==> flow/design.v <==
`timescale 1 ns / 1 ps
`default_nettype none
package bfp_pkg;
  function automatic logic [63:0] byte_reverse(input logic [63:0] din);
    for (int i = 0; i < 8; i++) begin
      byte_reverse[63-8*i-:8] = din[8*i+7-:8];
    end
  endfunction
endpackage
`timescale 1 ns / 1 ps
`default_nettype none
module fifo_srl #(
    parameter int ADDR_WIDTH = 4,
    parameter int DATA_WIDTH = 8
) (
    input logic clk,
    input logic rst,
    input logic  [DATA_WIDTH-1:0] din,
    input logic wr_en,
    output logic full,
    output logic [DATA_WIDTH-1:0] dout,
    output logic empty,
    input logic                   rd_en
);
  localparam int Depth = 2 ** ADDR_WIDTH;
  logic [DATA_WIDTH-1:0] srl   [Depth];
  logic [ADDR_WIDTH-1:0] addr;
  logic                  valid;
  assign full = &addr;
  always_ff @(posedge clk) begin
    if (wr_en && !full) begin
      srl[0] <= din;
      for (int i = 1; i < 16; i++) begin
        srl[i] <= srl[i-1];
      end
    end
  end
  assign dout = srl[addr];
  always_ff @(posedge clk) begin
    if (rst) begin
      addr <= '0;
    end else if (wr_en && ~rd_en && ~&addr && valid) begin
      addr <= addr + 1;
    end else if (rd_en && (&addr || (~wr_en && |addr))) begin
      addr <= addr - 1;
    end
  end
  always_ff @(posedge clk) begin
    if (rst) begin
      valid <= 1'b0;
    end else if (addr == '0 && wr_en) begin
      valid <= 1'b1;
    end else if (addr == '0 && ~wr_en && rd_en) begin
      valid <= 1'b0;
    end
  end
  assign empty = ~valid;
endmodule
`default_nettype wire
`timescale 1 ns / 1 ps
`default_nettype none
module bfp_comp_exp (
    input logic clk,
    input logic rst,
    input logic  [63:0] din_data,
    input logic din_valid,
    input logic din_sync,
    input logic din_last,
    output logic [63:0] dout_data,
    output logic [ 2:0] dout_state,
    output logic dout_valid,
    output logic dout_sync,
    output logic dout_last,
    input logic  [ 3:0] ud_iq_width
);
  function automatic logic [15:0] get_max2(input logic [15:0] din0, input logic [15:0] din1);
    logic [15:0] d0;
    logic [15:0] d1;
    d0 = din0[15] ? ~din0 : din0;
    d1 = din1[15] ? ~din1 : din1;
    get_max2 = d0 > d1 ? d0 : d1;
  endfunction
  function automatic logic [15:0] get_max4(input logic [15:0] din0, input logic [15:0] din1,
                                           input logic [15:0] din2, input logic [15:0] din3);
    logic [15:0] d0;
    logic [15:0] d1;
    d0 = get_max2(din0, din1);
    d1 = get_max2(din2, din3);
    get_max4 = d0 > d1 ? d0 : d1;
  endfunction
  function automatic logic [3:0] get_msb(input logic [15:0] din);
    get_msb = 0;
    for (int i = 1; i < 16; i++) begin
      if (din[i] ^ din[i-1]) get_msb = i;
    end
  endfunction
  function automatic logic [3:0] get_shift(input logic [3:0] msb, input logic [3:0] width);
    get_shift = width == 0 ? 0 : 15 - msb;
    get_shift = get_shift < 16 - width ? get_shift : 16 - width;
  endfunction
  function automatic logic [3:0] get_exp(input logic [3:0] msb, input logic [3:0] width);
    logic [4:0] temp;
    if (width == '0) begin
      temp = '0;
    end else begin
      temp = {1'b0, msb} - width + 1;
    end
    get_exp = temp[4] ? 0 : temp[3:0];
  endfunction
  function automatic logic [15:0] get_mask(input logic [3:0] w);
    logic [15:0] mask;
    case (w)
      0: mask = 16'h0000;
      1: mask = 16'h7FFF;
      2: mask = 16'h3FFF;
      3: mask = 16'h1FFF;
      4: mask = 16'h0FFF;
      5: mask = 16'h07FF;
      6: mask = 16'h03FF;
      7: mask = 16'h01FF;
      8: mask = 16'h00FF;
      9: mask = 16'h007F;
      10: mask = 16'h003F;
      11: mask = 16'h001F;
      12: mask = 16'h000F;
      13: mask = 16'h0007;
      14: mask = 16'h0003;
      default: mask = 16'h0001;
    endcase
    get_mask = mask;
  endfunction
  logic [15:0] data0  [4];
  logic [ 2:0] state0;
  generate
    for (genvar i = 0; i < 4; i++) begin : g_data0
      assign data0[i] = din_data[63-i*16-:16];
    end
  endgenerate
  always_ff @(posedge clk) begin
    if (rst || (din_valid && din_last)) begin
      state0 <= '0;
    end else if (din_valid) begin
      state0 <= state0 == 5 ? 0 : state0 + 1;
    end
  end
  logic [15:0] max1;
  logic [ 2:0] state1;
  logic        valid1;
  logic        last1;
  always_ff @(posedge clk) begin
    max1 <= get_max4(data0[0], data0[1], data0[2], data0[3]);
  end
  always_ff @(posedge clk) begin
    state1 <= state0;
    valid1 <= din_valid;
    last1  <= din_last;
  end
  logic [15:0] max2;
  logic [ 2:0] state2;
  logic [ 3:0] shift2;
  logic [ 3:0] exp2;
  logic        valid2;
  logic        last2;
  always_ff @(posedge clk) begin
    if (valid1) begin
      if (state1 == 0) begin
        max2 <= max1;
      end else begin
        max2 <= get_max2(max1, max2);
      end
    end
  end
  assign shift2 = get_shift(get_msb(max2), ud_iq_width);
  assign exp2   = get_exp(get_msb(max2), ud_iq_width);
  always_ff @(posedge clk) begin
    state2 <= state1;
    valid2 <= valid1;
    last2  <= last1;
  end
  logic [64:0] fifo3;
  logic [15:0] mask3;
  logic [15:0] data3  [4];
  logic [ 3:0] shift3;
  logic [ 3:0] exp3;
  logic [ 2:0] state3;
  logic        empty3;
  logic        valid3;
  logic        sync3;
  logic        last3;
  always_ff @(posedge clk) begin
    mask3 <= get_mask(ud_iq_width) >> 1;
  end
  generate
    for (genvar i = 0; i < 4; i++) begin : g_data3
      assign data3[i] = fifo3[63-i*16-:16];
    end
  endgenerate
  always_ff @(posedge clk) begin
    if (rst || (valid3 && last3)) begin
      state3 <= '0;
    end else if (~empty3 || valid3) begin
      state3 <= state3 == 5 ? 0 : state3 + 1;
    end
  end
  assign valid3 = ~empty3 || state3 > 0;
  always_ff @(posedge clk) begin
    if (rst) begin
      sync3 <= 1'b0;
    end else if (valid3 && last3) begin
      sync3 <= 1'b0;
    end else if (valid3) begin
      sync3 <= 1'b1;
    end
  end
  assign last3 = fifo3[64];
  logic [15:0] mask4;
  logic [15:0] data4  [4];
  logic [ 3:0] exp4;
  logic [ 2:0] state4;
  logic        valid4;
  logic        sync4;
  logic        last4;
  always_ff @(posedge clk) begin
    mask4 <= ~get_mask(ud_iq_width);
  end
  generate
    for (genvar i = 0; i < 4; i++) begin : g_data4
      always_ff @(posedge clk) begin
        data4[i] <= (data3[i] << shift3) | mask3;
      end
    end
  endgenerate
  always_ff @(posedge clk) begin
    exp4   <= exp3;
    state4 <= state3;
    valid4 <= valid3;
    sync4  <= sync3;
    last4  <= last3;
  end
  logic [63:0] data5_or;
  logic [63:0] data5_shift[4];
  logic [15:0] data5      [4];
  logic [ 6:0] shift5     [4];
  logic [ 3:0] exp5;
  logic [ 2:0] state5;
  logic        valid5;
  logic        sync5;
  logic        last5;
  generate
    for (genvar i = 0; i < 4; i++) begin : g_data5
      always_ff @(posedge clk) begin
        if (data4[i] == 16'h7FFF) begin
          data5[i] <= data4[i] & mask4;
        end else begin
          data5[i] <= (data4[i] + 1) & mask4;
        end
      end
      always_comb begin
        data5_shift[i] = {data5[i], 48'b0} >> shift5[i];
      end
    end
  endgenerate
  always_comb begin
    if (state5 == 0) begin
      data5_or = {4'b0, exp5, 56'b0};
    end else begin
      data5_or = 64'b0;
    end
    for (int i = 0; i < 4; i++) begin
      data5_or = data5_or | data5_shift[i];
    end
  end
  generate
    for (genvar i = 0; i < 4; i++) begin : g_shift5
      always_ff @(posedge clk) begin
        if (state4 == 0) begin
          shift5[i] <= i * ud_iq_width + 8;
        end else begin
          shift5[i] <= i * ud_iq_width;
        end
      end
    end
  endgenerate
  always_ff @(posedge clk) begin
    exp5   <= exp4;
    state5 <= state4;
    valid5 <= valid4;
    sync5  <= sync4;
    last5  <= last4;
  end
  always_ff @(posedge clk) begin
    dout_data  <= data5_or;
    dout_state <= state5;
    dout_sync  <= sync5;
    dout_valid <= valid5;
    dout_last  <= last5;
  end
  logic [7:0] exp_fifo_din;
  logic       exp_fifo_wr;
  logic [7:0] exp_fifo_dout;
  logic       exp_fifo_rd;
  assign exp_fifo_din = {shift2, exp2};
  assign exp_fifo_wr  = valid2 && (state2 == 5 || last2);
  assign exp_fifo_rd  = (state3 == 0);
  assign {shift3, exp3} = exp_fifo_dout;
  fifo_srl #(
      .DATA_WIDTH(8)
  ) i_exp_fifo (
      .clk  (clk),
      .rst  (rst),
      .din  (exp_fifo_din),
      .wr_en(exp_fifo_wr),
      .full (   ),
      .dout (exp_fifo_dout),
      .empty(empty3),
      .rd_en(exp_fifo_rd)
  );
  fifo_srl #(
      .DATA_WIDTH(65)
  ) i_data_fifo (
      .clk  (clk),
      .rst  (rst),
      .din  ({din_last, din_data}),
      .wr_en(din_valid),
      .full (   ),
      .dout (fifo3),
      .empty(   ),
      .rd_en(valid3)
  );
endmodule
`default_nettype wire
`timescale 1 ns / 1 ps
`default_nettype none
module bfp_comp_gearbox (
    input logic clk,
    input logic rst,
    input logic  [63:0] din_data,
    input logic  [ 2:0] din_state,
    input logic din_valid,
    input logic din_sync,
    input logic din_last,
    output logic [63:0] m_axis_tdata,
    output logic [ 7:0] m_axis_tkeep,
    output logic m_axis_tvalid,
    output logic m_axis_tlast,
    input logic [3:0] ud_iq_width
);
  logic [63:0] data_shift;
  logic [63:0] data_shift_f;
  logic [63:0] tdata;
  logic [63:0] tdata_f;
  logic [ 4:0] cnt;
  logic [ 4:0] cnt_next;
  logic [ 5:0] shift;
  logic        last_extend;
  assign {data_shift, data_shift_f} = {din_data, 64'b0} >> shift;
  always_ff @(posedge clk) begin
    if (rst) begin
      cnt <= '0;
    end else if (din_valid && din_last && cnt_next > 16) begin
      cnt <= cnt_next;
    end else if (din_valid && din_last) begin
      cnt <= '0;
    end else if (din_valid) begin
      cnt <= cnt_next;
    end else if (last_extend) begin
      cnt <= '0;
    end
  end
  always_comb begin
    if (din_state == 0) begin
      cnt_next = (cnt & 5'h0F) + 2 + ud_iq_width;
    end else begin
      cnt_next = (cnt & 5'h0F) + ud_iq_width;
    end
  end
  assign shift = {cnt[3:0], 2'b0};
  always_ff @(posedge clk) begin
    last_extend <= din_valid && din_last && (cnt_next > 16);
  end
  always_ff @(posedge clk) begin
    if (last_extend) begin
        tdata <= tdata_f | data_shift;
    end else if (din_valid) begin
      if (~din_sync) begin
        tdata <= data_shift;
      end else if (cnt[4]) begin
        tdata <= tdata_f | data_shift;
      end else begin
        tdata <= tdata | data_shift;
      end
    end
  end
  always_ff @(posedge clk) begin
    if (din_valid) begin
      tdata_f <= data_shift_f;
    end
  end
  assign m_axis_tdata  = bfp_pkg::byte_reverse(tdata);
  always_ff @(posedge clk) begin
    if (din_valid && din_last) begin
      m_axis_tvalid <= 1'b1;
    end else if (last_extend) begin
      m_axis_tvalid <= 1'b1;
    end else if (din_valid && cnt_next >= 16) begin
      m_axis_tvalid <= 1'b1;
    end else begin
      m_axis_tvalid <= 1'b0;
    end
  end
  always_ff @(posedge clk) begin
    if (din_valid && din_last && cnt_next <= 16) begin
      m_axis_tlast <= 1'b1;
    end else if (last_extend) begin
      m_axis_tlast <= 1'b1;
    end else if (din_valid) begin
      m_axis_tlast <= 1'b0;
    end
  end
  always_ff @(posedge clk) begin
    if (din_valid && din_last && cnt_next < 16) begin
      m_axis_tkeep <= 8'hFF >> (8 - shift / 8);
    end else if (last_extend) begin
      m_axis_tkeep <= 8'hFF >> (8 - shift / 8);
    end else if (din_valid) begin
      m_axis_tkeep <= 8'hFF;
    end
  end
endmodule
`default_nettype wire
`timescale 1 ns / 1 ps
`default_nettype none
module bfp_comp (
    input logic clk,
    input logic rst,
    input logic  [63:0] s_axis_tdata,
    input logic  [ 7:0] s_axis_tkeep,
    input logic s_axis_tvalid,
    input logic s_axis_tlast,
    input logic  [31:0] s_axis_tuser,
    output logic [63:0] m_axis_tdata,
    output logic [ 7:0] m_axis_tkeep,
    output logic m_axis_tvalid,
    output logic m_axis_tlast,
    output logic [31:0] m_axis_tuser,
    input logic  [ 3:0] ctrl_ud_comp_meth,
    input logic  [ 3:0] ctrl_ud_iq_width
);
  logic [63:0] s_axis_tdata_reversed;
  logic [63:0] data0;
  logic        valid0;
  logic        last0;
  logic [31:0] user0;
  logic        sync0;
  logic [ 3:0] ud_iq_width;
  logic [63:0] d0_data;
  logic [ 2:0] d0_state;
  logic        d0_valid;
  logic        d0_sync;
  logic        d0_last;
  logic [31:0] fifo_din;
  logic        fifo_wr;
  logic [31:0] fifo_dout;
  logic        fifo_rd;
  assign s_axis_tdata_reversed = bfp_pkg::byte_reverse(s_axis_tdata);
  always_ff @(posedge clk) begin
    data0  <= s_axis_tdata_reversed;
    valid0 <= s_axis_tvalid;
    last0  <= s_axis_tlast;
    user0  <= s_axis_tuser;
  end
  always_ff @(posedge clk) begin
    if (rst || (valid0 && last0)) begin
      sync0 <= 1'b0;
    end else if (valid0) begin
      sync0 <= 1'b1;
    end
  end
  assign fifo_din = user0;
  assign fifo_wr  = valid0 && ~sync0;
  assign fifo_rd  = d0_valid & ~d0_sync;
  always_ff @(posedge clk) begin
    if (fifo_rd) begin
      m_axis_tuser <= fifo_dout;
    end
  end
  always_ff @(posedge clk) begin
    if (ctrl_ud_comp_meth == 1) begin
      ud_iq_width <= ctrl_ud_iq_width;
    end else begin
      ud_iq_width <= '0;
    end
  end
  bfp_comp_exp i_exp (
      .clk        (clk),
      .rst        (rst),
      .din_data   (data0),
      .din_valid  (valid0),
      .din_sync   (sync0),
      .din_last   (last0),
      .dout_data  (d0_data),
      .dout_state (d0_state),
      .dout_valid (d0_valid),
      .dout_sync  (d0_sync),
      .dout_last  (d0_last),
      .ud_iq_width(ud_iq_width)
  );
  bfp_comp_gearbox i_gearbox (
      .clk          (clk),
      .rst          (rst),
      .din_data     (d0_data),
      .din_state    (d0_state),
      .din_valid    (d0_valid),
      .din_sync     (d0_sync),
      .din_last     (d0_last),
      .m_axis_tdata (m_axis_tdata),
      .m_axis_tkeep (m_axis_tkeep),
      .m_axis_tvalid(m_axis_tvalid),
      .m_axis_tlast (m_axis_tlast),
      .ud_iq_width  (ud_iq_width)
  );
  fifo_srl #(
      .DATA_WIDTH(32)
  ) i_user_fifo (
      .clk  (clk),
      .rst  (rst),
      .din  (fifo_din),
      .wr_en(fifo_wr),
      .full (   ),
      .dout (fifo_dout),
      .empty(   ),
      .rd_en(fifo_rd)
  );
endmodule
`default_nettype wire
# From RTL to reports: bfp_comp
# Each step is given for the RTL above and for the edited RTL.
# Lines under "orig" count in the file above, lines under "edited" in the edited file.
# "diff" is "edited" less "orig", of the values as shown.
# Operators: Yosys type, input widths -> output width; for muxes data width and select width s.
# A cell with - has no value.
[setup]
design = "bfp_comp"
clk_port = "clk"
lib = "sky130hd"
pvt_corner = "tt_025C_1v80"

# Edit of the RTL
# The edit as a unified diff against the file above.
# This change comes from a script, not from a designer. The edited design behaves differently; no optimisation was intended.
# begin of diff
@@ -302,5 +302,7 @@
   assign exp_fifo_din = {shift2, exp2};
   assign exp_fifo_wr  = valid2 && (state2 == 5 || last2);
-  assign exp_fifo_rd  = (state3 == 0);
+  logic exp_fifo_rd_reg;
+  always_ff @(posedge clk) exp_fifo_rd_reg <= (state3 == 0);
+  assign exp_fifo_rd = exp_fifo_rd_reg;
   assign {shift3, exp3} = exp_fifo_dout;
   fifo_srl #(
# end of diff

# Word-level counts
# Yosys after proc, flatten, opt, wreduce and memory -nomap, before mapping. Print and check cells are not counted. Equal cells are merged and count once.
# Yosys's memory passes give these memory sizes; they may raise the number of words (mostly to a power of two), join words into wider ones and drop unused or constant bits.
[bits]
columns = ["element", "orig", "edited", "diff"]
rows = [
  ["reg_bits", 2297, 2298, 1],
  ["rom_bits", 480, 480, 0],
  ["clocked_rd_ports_x_width", 30, 30, 0],
  ["n_memories", 2, 2, 0],
  ["input_bits", 116, 116, 0],
  ["word_cells", 403, 404, 1],
]
[classes]
columns = ["element", "orig", "edited", "diff"]
rows = [
  ["n_addsub", 23, 23, 0],
  ["multipliers", 1, 1, 0],
  ["n_cmp", 10, 10, 0],
  ["eq_ne", 53, 53, 0],
  ["shift", 10, 10, 0],
  ["mux", 69, 69, 0],
  ["logic", 49, 49, 0],
  ["reduce_logical", 75, 75, 0],
]
[memory_table]
columns = ["element", "orig", "edited"]
rows = [
  ["memory_list", "16x15 r1 w0; 16x15 r1 w0", "16x15 r1 w0; 16x15 r1 w0"],
]
# Unchanged operator kinds not shown: 67.

# Logic depth
# Yosys ltp: most cells in a row. Word level: on the elaborated netlist, between registers, memories and ports. Mapped: between sequential cells and ports; inverters and the memories' decode and read muxes count.
[depth]
columns = ["element", "orig", "edited", "diff"]
rows = [
  ["word_depth", 20, 20, 0],
  ["abc_area", "0", "0", "-"],
  ["mapped_depth", 24, 25, 1],
  ["ltp_nobuf", 20, 20, 0],
]

# After synthesis
# Source: synth_stat.txt of the flow (Yosys; design flattened, memories mapped). It holds for the ABC_AREA given above (unset counts as 0); a run with the other value may have another netlist.
[types]
columns = ["cell_type", "orig", "edited", "diff"]
rows = [
  ["sky130_fd_sc_hd__clkbuf_1", 186, 238, 52],
  ["sky130_fd_sc_hd__nor2_1", 327, 363, 36],
  ["sky130_fd_sc_hd__nand2_1", 440, 406, -34],
  ["sky130_fd_sc_hd__mux2i_1", 337, 306, -31],
  ["sky130_fd_sc_hd__a22oi_1", 319, 350, 31],
  ["sky130_fd_sc_hd__buf_4", 40, 10, -30],
  ["sky130_fd_sc_hd__buf_1", 37, 63, 26],
  ["sky130_fd_sc_hd__a31oi_1", 45, 67, 22],
  ["sky130_fd_sc_hd__buf_2", 136, 115, -21],
  ["sky130_fd_sc_hd__nand3_1", 109, 130, 21],
  ["sky130_fd_sc_hd__buf_6", 24, 3, -21],
  ["sky130_fd_sc_hd__and3_1", 53, 72, 19],
  ["sky130_fd_sc_hd__xnor2_1", 58, 75, 17],
  ["sky130_fd_sc_hd__inv_1", 148, 132, -16],
  ["sky130_fd_sc_hd__nor4_1", 10, 23, 13],
  ["sky130_fd_sc_hd__xor2_1", 64, 52, -12],
  ["sky130_fd_sc_hd__or3_1", 11, 22, 11],
  ["sky130_fd_sc_hd__a221oi_1", 142, 132, -10],
]
# Unchanged cell types not shown: 13.
# The list need not be complete.
[synth_totals]
columns = ["element", "orig", "edited", "diff"]
rows = [
  ["cell_count", 6553, 6601, 48],
  ["area_um2", 93674.8, 93378.3, -296.5],
  ["sequential_area_um2", 64531.9, 64551.9, 20.0],
  ["flip_flops", 2294, 2295, 1],
  ["buffers", 424, 429, 5],
]
# The figures by module come from a second, unflattened synthesis with its own total; it is not the netlist above.
[hier_totals]
columns = ["element", "orig", "edited", "diff"]
rows = [
  ["hier_cells", 6581, 6582, 1],
  ["hier_area_um2", 93652.3, 93672.3, 20.0],
]
# Each row is one instance without its submodules.
[modules_orig]
columns = ["mod", "instances", "cells", "area_um2", "mod_seq_area_um2"]
rows = [
  ["fifo_srl (DATA_WIDTH=65)", 1, 2198, 38959.9, 31330.0],
  ["fifo_srl (DATA_WIDTH=32)", 1, 1112, 19397.4, 15474.8],
  ["bfp_comp_exp", 1, 2044, 18172.4, 6336.1],
  ["bfp_comp_gearbox", 1, 750, 8735.9, 4124.0],
  ["fifo_srl (DATA_WIDTH=8)", 1, 333, 5291.3, 3943.8],
  ["bfp_comp", 1, 144, 3095.5, 3022.9],
]
[modules_edited]
columns = ["mod", "instances", "cells", "area_um2", "mod_seq_area_um2"]
rows = [
  ["fifo_srl (DATA_WIDTH=65)", 1, 2198, 38959.9, 31330.0],
  ["fifo_srl (DATA_WIDTH=32)", 1, 1112, 19397.4, 15474.8],
  ["bfp_comp_exp", 1, 2045, 18192.4, 6356.1],
  ["bfp_comp_gearbox", 1, 750, 8735.9, 4124.0],
  ["fifo_srl (DATA_WIDTH=8)", 1, 333, 5291.3, 3943.8],
  ["bfp_comp", 1, 144, 3095.5, 3022.9],
]

# Worst setup path after synthesis
# OpenSTA on the mapped netlist: ideal clock, no wires. The path of least setup slack (recovery checks aside). Input and output delay are each 20% of the period. Register names are those of the netlist, which keeps one name where synthesis merged equal registers.
[synth_timing]
columns = ["element", "orig", "edited", "diff"]
rows = [
  ["kind", "register -> register", "register -> register", "-"],
  ["from", "reg i_exp.i_data_fifo.addr[0]", "reg i_exp.i_data_fifo.addr[0]", "-"],
  ["to", "reg i_exp.i_data_fifo.addr[1]", "reg i_exp.i_data_fifo.addr[1]", "-"],
  ["tclk_ps", 8138, 8138, 0],
  ["setup_time_ps", 84, 158, 74],
  ["launch_ps", 0, 0, 0],
  ["t_arrival_ps", 53188, 50718, -2470],
  ["required_ps", 8054, 7980, -74],
  ["setup_slack_ps", -45134, -42738, 2396],
  ["delay_ps", 53272, 50876, -2396],
  ["driving_pins", 9, 10, 1],
  ["n_path_buf", 2, 3, 1],
  ["synth_period_reached_ps", 53272, 50876, -2396],
]
# "delay_ps" is the arrival time less input delay plus setup time.
# "driving_pins" counts driving pins, that of a launching flip-flop among them; a cell with two outputs on the path counts twice.
# "synth_period_reached_ps" is the clock period less the worst setup slack; recovery checks do not enter. This is arithmetic on one report: input and output delays are still those of the set period (20% each).
# Between the ends stands the longest chain of elaborated cells between them, by number of cells; it is not shown to be the way that was timed. Of several equally long chains one is given.
# Each line given opens the expression or statement behind the cell; cells for indexed reads and writes are added by Yosys, which also makes memories of some case tables.
# At most two assigning lines are given for a register; there are more.
[synth_via_orig]
cell_sequence = "sky130_fd_sc_hd__dfxtp_1 sky130_fd_sc_hd__ha_1 sky130_fd_sc_hd__buf_6 sky130_fd_sc_hd__and3_1 sky130_fd_sc_hd__buf_2 sky130_fd_sc_hd__nor2b_1 sky130_fd_sc_hd__nor3b_1 sky130_fd_sc_hd__mux2_2 sky130_fd_sc_hd__nor3_1"
elab_chain_cells = 6
[synth_rtl_orig]
columns = ["element", "line_no", "source"]
rows = [
  ["start, declared", 27, "logic [ADDR_WIDTH-1:0] addr;"],
  ["start, assigned", 43, "addr <= addr + 1;"],
  ["start, assigned", 45, "addr <= addr - 1;"],
  ["$reduce_or 4->1", 44, "end else if (rd_en && (&addr || (~wr_en && |addr))) begin"],
  ["$logic_and 1x1->1", 44, ""],
  ["$logic_or 1x1->1", 44, ""],
  ["$logic_and 1x1->1", 44, ""],
  ["$mux 4", 44, ""],
  ["$mux 4", 42, "end else if (wr_en && ~rd_en && ~&addr && valid) begin"],
  ["end, assigned", 43, ""],
  ["end, assigned", 45, ""],
  ["end, declared", 27, ""],
]
[synth_via_edited]
cell_sequence = "sky130_fd_sc_hd__dfxtp_1 sky130_fd_sc_hd__ha_1 sky130_fd_sc_hd__buf_2 sky130_fd_sc_hd__and3_1 sky130_fd_sc_hd__clkbuf_1 sky130_fd_sc_hd__clkbuf_1 sky130_fd_sc_hd__nor2b_1 sky130_fd_sc_hd__nand3_1 sky130_fd_sc_hd__o211ai_1 sky130_fd_sc_hd__a21oi_1"
elab_chain_cells = 6
[synth_rtl_edited]
columns = ["element", "line_no", "source"]
rows = [
  ["start, declared", 27, "logic [ADDR_WIDTH-1:0] addr;"],
  ["start, assigned", 43, "addr <= addr + 1;"],
  ["start, assigned", 45, "addr <= addr - 1;"],
  ["$reduce_or 4->1", 44, "end else if (rd_en && (&addr || (~wr_en && |addr))) begin"],
  ["$logic_and 1x1->1", 44, ""],
  ["$logic_or 1x1->1", 44, ""],
  ["$logic_and 1x1->1", 44, ""],
  ["$mux 4", 44, ""],
  ["$mux 4", 42, "end else if (wr_en && ~rd_en && ~&addr && valid) begin"],
  ["end, assigned", 43, ""],
  ["end, assigned", 45, ""],
  ["end, declared", 27, ""],
]

# Path in the finished layout
# From the final timing report of each run of pair 1: the path of least setup slack in the routed layout; clock arrival at registers is part of the times.
# The report prints the path's times to 10 ps; the period is as set.
[layout_timing]
columns = ["element", "orig", "edited", "diff"]
rows = [
  ["kind", "register -> register", "register -> register", "-"],
  ["from", "reg data0[63]", "reg data0[63]", "-"],
  ["to", "reg i_exp.max1[10]", "reg i_exp.max1[5]", "-"],
  ["tclk_ps", 8138, 8138, 0],
  ["setup_time_ps", 130, 110, -20],
  ["launch_ps", 870, 870, 0],
  ["t_arrival_ps", 6680, 6530, -150],
  ["required_ps", 8870, 8850, -20],
  ["setup_slack_ps", 2200, 2330, 130],
  ["driving_pins", 21, 19, -2],
  ["n_path_buf", 1, 1, 0],
]
# Between the ends stands the longest chain of elaborated cells between them, by number of cells; it is not shown to be the way that was timed. Of several equally long chains one is given.
[layout_via_orig]
cell_sequence = "sky130_fd_sc_hd__dfxtp_1 sky130_fd_sc_hd__xor2_1 sky130_fd_sc_hd__ha_1 sky130_fd_sc_hd__nand3_1 sky130_fd_sc_hd__or2_2 sky130_fd_sc_hd__nor2_1 sky130_fd_sc_hd__nand3_1 sky130_fd_sc_hd__and3b_1 sky130_fd_sc_hd__a21oi_4 sky130_fd_sc_hd__mux2i_1 sky130_fd_sc_hd__inv_1 sky130_fd_sc_hd__ha_1 sky130_fd_sc_hd__a21o_1 sky130_fd_sc_hd__a21o_1 sky130_fd_sc_hd__a21o_1 sky130_fd_sc_hd__a21oi_1 sky130_fd_sc_hd__o211ai_1 sky130_fd_sc_hd__a2111oi_0 sky130_fd_sc_hd__nor2_1 sky130_fd_sc_hd__buf_4 sky130_fd_sc_hd__mux2i_1"
elab_chain_cells = 6
[layout_rtl_orig]
columns = ["element", "line_no", "source"]
rows = [
  ["start, declared", 450, "logic [63:0] data0;"],
  ["start, assigned", 467, "data0  <= s_axis_tdata_reversed;"],
  ["$not 16->16", 79, "d0 = din0[15] ? ~din0 : din0;"],
  ["$mux 16", 79, ""],
  ["$gt 16x16->1", 81, "get_max2 = d0 > d1 ? d0 : d1;"],
  ["$mux 16", 81, ""],
  ["$gt 16x16->1", 89, "get_max4 = d0 > d1 ? d0 : d1;"],
  ["$mux 16", 89, ""],
  ["end, assigned", 151, "max1 <= get_max4(data0[0], data0[1], data0[2], data0[3]);"],
  ["end, declared", 146, "logic [15:0] max1;"],
]
[layout_via_edited]
cell_sequence = "sky130_fd_sc_hd__dfxtp_1 sky130_fd_sc_hd__xor2_1 sky130_fd_sc_hd__ha_1 sky130_fd_sc_hd__and4_1 sky130_fd_sc_hd__a221oi_1 sky130_fd_sc_hd__a211oi_1 sky130_fd_sc_hd__o21a_1 sky130_fd_sc_hd__mux2i_1 sky130_fd_sc_hd__inv_1 sky130_fd_sc_hd__ha_1 sky130_fd_sc_hd__a21o_1 sky130_fd_sc_hd__a21o_1 sky130_fd_sc_hd__a21o_1 sky130_fd_sc_hd__a21oi_1 sky130_fd_sc_hd__o211ai_1 sky130_fd_sc_hd__a2111oi_0 sky130_fd_sc_hd__nor2_1 sky130_fd_sc_hd__buf_4 sky130_fd_sc_hd__mux2_2"
elab_chain_cells = 6
[layout_rtl_edited]
columns = ["element", "line_no", "source"]
rows = [
  ["start, declared", 452, "logic [63:0] data0;"],
  ["start, assigned", 469, "data0  <= s_axis_tdata_reversed;"],
  ["$not 16->16", 79, "d0 = din0[15] ? ~din0 : din0;"],
  ["$mux 16", 79, ""],
  ["$gt 16x16->1", 81, "get_max2 = d0 > d1 ? d0 : d1;"],
  ["$mux 16", 81, ""],
  ["$gt 16x16->1", 89, "get_max4 = d0 > d1 ? d0 : d1;"],
  ["$mux 16", 89, ""],
  ["end, assigned", 151, "max1 <= get_max4(data0[0], data0[1], data0[2], data0[3]);"],
  ["end, declared", 146, "logic [15:0] max1;"],
]

# Layout results
# Runs of the flow (Yosys, OpenROAD) on both versions; the two runs of a pair have the same settings. The constraints put input and output delay at 20% of the set period each and load the outputs with 0.01 pF.
[flow_settings_pair_1]
period_ns = 8.138
CAP_MARGIN = 20
CORE_MARGIN = 2
CORE_UTILIZATION = 40
SLEW_MARGIN = 20
[measured_pair_1]
columns = ["element", "orig", "edited", "diff"]
rows = [
  ["yosys.chip_area_um2", 93674.8, 93378.3, -296.5],
  ["final_die_area_um2", 238076.0, 237325.0, -751.0],
  ["finish.stdcell_area_um2", 106624.0, 106742.0, 118.0],
  ["post_route_util_frac", 0.458, 0.459, 0.001],
  ["ws_setup_ps", 2199, 2327, 128],
  ["final_setup_tns_ps", 0, 0, 0],
  ["fin_hold_ws_ps", 326, 326, 0],
  ["power_total_uw", 33626, 35197, 1571],
  ["achieved_clock_period_ps", 5939, 5811, -128],
]
[flow_settings_pair_2]
CAP_MARGIN = 35
CELL_PAD_IN_SITES_DETAIL_PLACEMENT = 2
CORE_UTILIZATION = 20
GPL_ROUTABILITY_DRIVEN = 1
MAX_ROUTING_LAYER = "met4"
PLACE_DENSITY_LB_ADDON = 0.3
SETUP_SLACK_MARGIN = -0.09
TNS_END_PERCENT = 30
period_ns = 4.79
CORE_MARGIN = 2
SLEW_MARGIN = 20
[measured_pair_2]
columns = ["element", "orig", "edited", "diff"]
rows = [
  ["yosys.chip_area_um2", 93674.8, 93378.3, -296.5],
  ["final_die_area_um2", 473867.0, 472374.0, -1493.0],
  ["finish.stdcell_area_um2", 112617.0, 112779.0, 162.0],
  ["post_route_util_frac", 0.241, 0.243, 0.002],
  ["ws_setup_ps", 74, 199, 125],
  ["final_setup_tns_ps", 0, 0, 0],
  ["fin_hold_ws_ps", 327, 327, 0],
  ["power_total_uw", 60307, 62480, 2173],
  ["achieved_clock_period_ps", 4716, 4591, -125],
]
# "achieved_clock_period_ps": clock period set for the run, less the worst setup slack. It is reckoned from that one timing run; input and output delays stay at 20% of the period that was set.
# "power_total_uw" rests on the timing tool's default activity at the inputs, not on a simulated workload.
